==> flow/design.v <==
module interpolation (
    input           clk,
    input           RST,
    input           START,
    input   [5:0]   H0,
    input   [5:0]   V0,
    input   [3:0]   SW,
    input   [3:0]   SH,
    output          REN,
    input   [7:0]   R_DATA,
    output  [11:0]  ADDR,
    output  [7:0]   O_DATA,
    output          O_VALID
);
reg [5:0] reg_H0, reg_H0_next;
reg [5:0] reg_V0, reg_V0_next;
reg [3:0] reg_SW, reg_SW_next;
reg [3:0] reg_SH, reg_SH_next;
reg [11:0] reg_ADDR, reg_ADDR_next;
reg        output_valid, output_valid_next;  
reg        done, done_next;  
assign ADDR = reg_ADDR;
assign REN = 1'b0;
assign O_VALID = output_valid;
reg [9:0] width_sum, width_sum_next;
reg [9:0] height_sum, height_sum_next;
wire [5:0] X_lower, X_upper, Y_lower, Y_upper;
reg [5:0] last_y_row, last_y_row_next;  
reg x_divide, y_divide, x_divide_next, y_divide_next;
assign X_lower = width_sum[9:4];
assign X_upper = x_divide_next ? width_sum[9:4] : width_sum[9:4] + 1;
assign Y_lower = height_sum[9:4];
assign Y_upper = y_divide_next ? height_sum[9:4] : height_sum[9:4] + 1;
wire [5:0] next_X_lower, next_X_upper, next_Y_lower, next_Y_upper;
assign next_X_lower = width_sum_next[9:4];
assign next_X_upper = (width_sum_next[3:0] == 0) ? width_sum_next[9:4] : width_sum_next[9:4] + 1;
assign next_Y_lower = height_sum_next[9:4];
assign next_Y_upper = (height_sum_next[3:0] == 0) ? height_sum_next[9:4] : height_sum_next[9:4] + 1;
reg [3:0] x_ratio, x_ratio_next;  
reg [3:0] y_ratio, y_ratio_next;  
wire [7:0] left_margin, right_margin;
reg [7:0] data_y_lower [0:1];
reg [7:0] data_y_lower_next [0:1];
reg [7:0] data_y_upper [0:1];
reg [7:0] data_y_upper_next [0:1];
reg [4:0] count_cycle, count_cycle_next;
reg [1:0] pre_pre_state, pre_state, state, state_next;
wire pre_pre_state_is_11, pre_pre_state_is_10, pre_pre_state_is_01, pre_pre_state_is_00;
assign pre_pre_state_is_11 = pre_pre_state[1] & pre_pre_state[1];
assign pre_pre_state_is_00 = ~pre_pre_state[1] & ~pre_pre_state[0];
wire [5:0] x_ADDR, y_ADDR;
assign x_ADDR = state[1] ? X_upper : X_lower;
assign y_ADDR = state[0] ? Y_upper : Y_lower;
    Cal_Interpolation cal_inter_left (
        .DATA_1(data_y_lower[0]),
        .DATA_2(data_y_upper[0]),
        .ratio(y_ratio),
        .Out_DATA(left_margin)
    );
    Cal_Interpolation cal_inter_right (
        .DATA_1(data_y_lower[1]),
        .DATA_2(data_y_upper[1]),
        .ratio(y_ratio),
        .Out_DATA(right_margin)
    );
    Cal_Interpolation cal_inter (
        .DATA_1(left_margin),
        .DATA_2(right_margin),
        .ratio(x_ratio),
        .Out_DATA(O_DATA)
    );
always @(*)begin
    count_cycle_next = count_cycle;
    case(state)
        2'b00: begin
            if(y_divide_next | x_divide_next) begin
                state_next = 2'b11;
            end
            else begin
                state_next = 2'b01;
            end
        end
        2'b01: begin
            state_next = 2'b10;
        end
        2'b10: begin
            state_next = 2'b11;
        end
        2'b11: begin
            count_cycle_next = (count_cycle == 5'd16) ? 0 : count_cycle + 1;
            if(X_lower == next_X_lower && Y_upper == next_Y_upper) begin
                state_next = (X_upper == next_X_upper) ? 2'b11 : 2'b01;
            end
            else if(X_upper == next_X_lower) begin
                state_next = 2'b10;
            end
            else begin
                state_next = 2'b00;
            end
        end
    endcase
end
always @(*)begin
    reg_ADDR_next[5:0] = x_ADDR + reg_H0;
    reg_ADDR_next[11:6] = y_ADDR + reg_V0;
    output_valid_next = pre_state[1] & pre_state[0];
end
always @(*)begin
    case(pre_state)
        2'b00: begin
            data_y_lower_next[0] = R_DATA;
            data_y_lower_next[1] = x_divide ? R_DATA : data_y_lower[1];
            data_y_upper_next[0] = y_divide ? R_DATA : data_y_upper[0];
            data_y_upper_next[1] = data_y_upper[1];
        end
        2'b01: begin
            data_y_upper_next[0] = R_DATA;
            data_y_lower_next[0] = data_y_lower[0];
            data_y_lower_next[1] = data_y_lower[1];
            data_y_upper_next[1] = data_y_upper[1];
        end
        2'b10: begin
            data_y_lower_next[1] = R_DATA;
            data_y_lower_next[0] = pre_pre_state_is_11 ? data_y_lower[1] : data_y_lower[0];  
            data_y_upper_next[0] = pre_pre_state_is_11 ? data_y_upper[1] : data_y_upper[0];
            data_y_upper_next[1] = data_y_upper[1];
        end
        2'b11: begin
            data_y_upper_next[1] = R_DATA;
            data_y_lower_next[1] = y_divide ? R_DATA : data_y_lower[1];
            data_y_upper_next[0] = x_divide ? R_DATA : data_y_upper[0];
            data_y_lower_next[0] = y_divide ? data_y_upper[0] :
                                    x_divide ? data_y_lower[1] : data_y_lower[0];
        end
    endcase
end
always @(*)begin
    if(START) begin
        reg_H0_next = H0;
        reg_V0_next = V0;
        reg_SW_next = SW - 1;
        reg_SH_next = SH - 1;
    end
    else begin
        reg_H0_next = reg_H0;
        reg_V0_next = reg_V0;
        reg_SW_next = reg_SW;
        reg_SH_next = reg_SH;
    end
end
always @(*)begin
    if(state == 2'b11) begin
        if(count_cycle == 5'd16) begin
            width_sum_next = 0;
            height_sum_next = height_sum + reg_SH;
        end
        else begin
            width_sum_next = width_sum + reg_SW;
            height_sum_next = height_sum;
        end
    end
    else begin
        width_sum_next = width_sum;
        height_sum_next = height_sum;
    end
    x_divide_next = (width_sum[3:0] == 0);
    y_divide_next = (height_sum[3:0] == 0);
    x_ratio_next = width_sum[3:0];
    y_ratio_next = height_sum[3:0];
    if(height_sum[9:4] == reg_V0_next) begin
        done_next = 0;
    end
    else begin
        done_next = 1;
    end
end
always @(negedge clk) begin
    reg_ADDR <= reg_ADDR_next;
    data_y_lower[0] <= data_y_lower_next[0];
    data_y_lower[1] <= data_y_lower_next[1];
    data_y_upper[0] <= data_y_upper_next[0];
    data_y_upper[1] <= data_y_upper_next[1];
    output_valid <= output_valid_next;
end
always @(posedge clk) begin
    if(RST | START) begin
        width_sum <= 0;
        height_sum <= 0;
        state <= 2'b00;
        pre_state <= 2'b00;
        pre_pre_state <= 2'b00;
        x_divide <= 0;
        y_divide <= 0;
        x_ratio <= 0;
        y_ratio <= 0;
        done <= 1;
        count_cycle <= 0;
    end
    else begin
        width_sum <= width_sum_next;
        height_sum <= height_sum_next;
        state <= state_next;
        pre_state <= state;
        pre_pre_state <= pre_state;
        x_divide <= x_divide_next;
        y_divide <= y_divide_next;
        x_ratio <= x_ratio_next;
        y_ratio <= y_ratio_next;
        done <= done_next;
        count_cycle <= count_cycle_next;
    end
    reg_H0 <= reg_H0_next;
    reg_V0 <= reg_V0_next;
    reg_SW <= reg_SW_next;
    reg_SH <= reg_SH_next;
end
endmodule
module Cal_Interpolation (
    input   [7:0]   DATA_1,
    input   [7:0]   DATA_2,
    input   [3:0]   ratio,
    output  [7:0]   Out_DATA
);
    reg [3:0] flip_ratio;
    wire [7:0] d1_3, d1_2, d1_1, d1_0, d2_3, d2_2, d2_1, d2_0;
    wire [11:0] output_inter;
    assign d1_3 = {8{flip_ratio[3]}} & DATA_1;
    assign d1_2 = {8{flip_ratio[2]}} & DATA_1;
    assign d1_1 = {8{flip_ratio[1]}} & DATA_1;
    assign d1_0 = {8{flip_ratio[0]}} & DATA_1;
    assign d2_3 = {8{ratio[3]}} & DATA_2;
    assign d2_2 = {8{ratio[2]}} & DATA_2;
    assign d2_1 = {8{ratio[1]}} & DATA_2;
    assign d2_0 = {8{ratio[0]}} & DATA_2;
    assign output_inter = {d1_3, 3'b000} + {d1_2, 2'b00} + {d1_1, 1'b0} + d1_0 
                        + {d2_3, 3'b000} + {d2_2, 2'b00} + {d2_1, 1'b0} + d2_0 ;
    assign Out_DATA = (ratio == 4'b0000) ? DATA_1 : output_inter[11:4];
    always @(*)begin
        flip_ratio = ~ratio[3:0] + 1;
    end
endmodule
; ---- From RTL to reports: interpolation
; Tool output for the design above before and after an edit, in the order of the flow.
; Lines under "orig" count in the file above, lines under "edited" in the edited file.
; "diff": "edited" minus "orig" as printed here. "rel_change_pct": 100 x difference / "orig".
; A cell with n/a has no value.
[inputs]
design = interpolation
clock = clk
cell_library = sky130hd
pvt_corner = tt_025C_1v80

; ---- Edit of the RTL
; The edit as a unified diff against the file above.
; The edit is scripted: it alters the design's behaviour and was not made to optimise anything.
; begin of diff
@@ -64,10 +64,14 @@
         .Out_DATA(right_margin)
     );
+    wire [7:0] O_DATA_0, O_DATA_1;
     Cal_Interpolation cal_inter (
         .DATA_1(left_margin),
         .DATA_2(right_margin),
         .ratio(x_ratio),
-        .Out_DATA(O_DATA)
+        .Out_DATA(O_DATA_0)
     );
+    Cal_Interpolation cal_inter_b (.DATA_1(~left_margin), .DATA_2(right_margin), .ratio(x_ratio),
+        .Out_DATA(O_DATA_1));
+    assign O_DATA = O_DATA_0 ^ O_DATA_1;
 always @(*)begin
     count_cycle_next = count_cycle;
; end of diff

; ---- After elaboration
; Counts by Yosys on the flattened word-level netlist (proc, flatten, opt, wreduce). Print and check cells are left out. Cells with the same type and inputs are merged into one.
[classes]
columns = item, orig, edited, diff, rel_change_pct
row1 = add_sub_neg, 34, 41, 7, 20.59
row2 = equal, 17, 17, 0, 0.00
row3 = mux, 30, 31, 1, 3.33
row4 = n_reduce_logical, 14, 14, 0, 0.00
row5 = logic, 30, 36, 6, 20.00
[ops]
columns = cell, orig, edited, diff, rel_change_pct
row1 = bitwise AND 8 bit, 24, 28, 4, 16.67
row2 = adder 12 x 8 -> 12 bit, 6, 8, 2, 33.33
row3 = adder 12 x 9 -> 12 bit, 6, 8, 2, 33.33
row4 = two-way mux 8 bit, 10, 11, 1, 10.00
row5 = adder 11 x 10 -> 12 bit, 3, 4, 1, 33.33
row6 = adder 12 x 10 -> 12 bit, 3, 4, 1, 33.33
row7 = adder 12 x 11 -> 12 bit, 3, 4, 1, 33.33
row8 = inverter 8 bit, 0, 1, 1, n/a
row9 = bitwise XOR 8 bit, 0, 1, 1, n/a
row10 = zero test 4 bit, 6, 6, 0, 0.00
row11 = two-way mux 6 bit, 6, 6, 0, 0.00
row12 = inequality test 2 bit (second input constant), 5, 5, 0, 0.00
row13 = adder 6 x 1 -> 6 bit (second input constant), 4, 4, 0, 0.00
row14 = == test 2 bit (second input constant), 4, 4, 0, 0.00
row15 = == test 6 bit, 4, 4, 0, 0.00
row16 = two-way mux 10 bit, 4, 4, 0, 0.00
row17 = two-way mux 2 bit, 4, 4, 0, 0.00
row18 = AND reduction 3 bit, 3, 3, 0, 0.00
row19 = adder 10 x 4 -> 10 bit, 2, 2, 0, 0.00
row20 = adder 4 x 1 -> 4 bit (second input constant), 2, 2, 0, 0.00
row21 = adder 6 bit, 2, 2, 0, 0.00
row22 = == test 2 x 1 -> 1 bit (second input constant), 2, 2, 0, 0.00
row23 = zero test 2 bit, 2, 2, 0, 0.00
row24 = two-way mux 5 bit, 2, 2, 0, 0.00
row25 = inverter 4 bit, 2, 2, 0, 0.00
row26 = bitwise OR 1 bit, 2, 2, 0, 0.00
row27 = case mux 8 bit (select 3 bit), 2, 2, 0, 0.00
row28 = OR reduction 3 bit, 2, 2, 0, 0.00
; Not every row of either side is listed.
[word_totals]
columns = item, orig, edited, diff, rel_change_pct
row1 = reg_bits, 106, 106, 0, 0.00
row2 = in_bits, 31, 31, 0, 0.00
row3 = output_inout_bits, 22, 22, 0, 0.00
row4 = wordCells, 145, 159, 14, 9.66

; ---- Longest topological paths
; Depth = most cells in a row (Yosys ltp): at word level without a register or memory, in the mapped netlist without a sequential cell, where the memories' decode and read muxes count.
[logic_depth]
columns = item, orig, edited, diff, rel_change_pct
row1 = ltp_word, 20, 22, 2, 10.00
row2 = abc_area, 0, 0, n/a, n/a
row3 = mapped_depth, 40, 40, 0, 0.00
row4 = mapped_depth_nobuf, 38, 38, 0, 0.00

; ---- Netlist
; Yosys stat after the flow's synthesis: flattened, memories mapped to cells. It holds for the ABC_AREA given above (unset counts as 0); a run with the other value may have another netlist.
[synth_totals]
columns = item, orig, edited, diff, rel_change_pct
row1 = sequential_area_um2, 2622.5, 2622.5, 0.0, 0.00
row2 = synth_area_um2, 10591.4, 12368.1, 1776.7, 16.77
row3 = mapped_cells, 1133, 1345, 212, 18.71
row4 = ffs, 105, 105, 0, 0.00
row5 = buffers, 43, 50, 7, 16.28
[by_type]
columns = cell, orig, edited, diff, rel_change_pct
row1 = sky130_fd_sc_hd__inv_1, 162, 223, 61, 37.65
row2 = sky130_fd_sc_hd__nand2_1, 86, 139, 53, 61.63
row3 = sky130_fd_sc_hd__fa_1, 133, 169, 36, 27.07
row4 = sky130_fd_sc_hd__xnor2_1, 47, 60, 13, 27.66
row5 = sky130_fd_sc_hd__ha_1, 61, 72, 11, 18.03
row6 = sky130_fd_sc_hd__a21oi_1, 61, 53, -8, -13.11
row7 = sky130_fd_sc_hd__nor3_1, 14, 22, 8, 57.14
row8 = sky130_fd_sc_hd__nand2b_1, 9, 2, -7, -77.78
row9 = sky130_fd_sc_hd__nand3_1, 22, 16, -6, -27.27
row10 = sky130_fd_sc_hd__a21o_1, 12, 18, 6, 50.00
row11 = sky130_fd_sc_hd__xor2_1, 31, 36, 5, 16.13
row12 = sky130_fd_sc_hd__o21ai_0, 19, 14, -5, -26.32
row13 = sky130_fd_sc_hd__nor3b_1, 1, 6, 5, 500.00
row14 = sky130_fd_sc_hd__clkbuf_1, 36, 40, 4, 11.11
row15 = sky130_fd_sc_hd__nor4_1, 5, 1, -4, -80.00
row16 = sky130_fd_sc_hd__mux2i_1, 17, 14, -3, -17.65
row17 = sky130_fd_sc_hd__a211oi_1, 8, 11, 3, 37.50
row18 = sky130_fd_sc_hd__buf_2, 4, 7, 3, 75.00
; Not every row of either side is listed.
; The figures by module come from a second, unflattened synthesis with its own total; it is not the netlist above.
[hier_totals]
columns = item, orig, edited, diff, rel_change_pct
row1 = hier_cells, 1157, 1410, 253, 21.87
row2 = hier_area_um2, 10930.5, 12953.7, 2023.2, 18.51
; Rows give one instance, submodules left out.
[modules_orig]
columns = mod, n_cells, instances, mod_area_um2, seq_area_um2
row1 = Cal_Interpolation, 216, 3, 1845.5, 0.0
row2 = interpolation, 509, 1, 5393.9, 2622.5
[modules_edited]
columns = mod, n_cells, instances, mod_area_um2, seq_area_um2
row1 = Cal_Interpolation, 216, 4, 1845.5, 0.0
row2 = interpolation, 546, 1, 5571.6, 2622.5

; ---- Flow runs
; Both versions went through the flow (Yosys, OpenROAD) with the same settings in each pair. Constraints: input delay and output delay 20% of the set period each, output load 0.01 pF.
[settings_set_A]
CORE_UTILIZATION = 40
period_ns = 31.5
CAP_MARGIN = 20
CORE_MARGIN = 2
SLEW_MARGIN = 20
[measured_set_A]
columns = item, orig, edited, diff, rel_change_pct
row1 = post_synth_area_um2, 10591.4, 12368.1, 1776.7, 16.77
row2 = hold_ws_ps, 503, 496, -7, n/a
row3 = setup_worst_slack_ps, 576, 502, -74, n/a
row4 = stdcell_area_um2, 11946.5, 13834.5, 1888.0, 15.80
row5 = dieArea_um2, 27795.6, 32342.4, 4546.8, 16.36
[settings_set_B]
CAP_MARGIN = 20
CELL_PAD_IN_SITES_GLOBAL_PLACEMENT = 2
CORE_MARGIN = 6
CORE_UTILIZATION = 42
GPL_ROUTABILITY_DRIVEN = 0
MAX_ROUTING_LAYER = met4
MIN_ROUTING_LAYER = met1
PLACE_DENSITY_LB_ADDON = 0.19
SETUP_SLACK_MARGIN = 1.82
SLEW_MARGIN = 35
period_ns = 54.4
[measured_set_B]
columns = item, orig, edited, diff, rel_change_pct
row1 = post_synth_area_um2, 10591.4, 12368.1, 1776.7, 16.77
row2 = hold_ws_ps, 496, 501, 5, n/a
row3 = setup_worst_slack_ps, 6852, 6620, -232, n/a
row4 = stdcell_area_um2, 11898.9, 13743.2, 1844.3, 15.50
row5 = dieArea_um2, 29172.6, 33710.8, 4538.2, 15.56
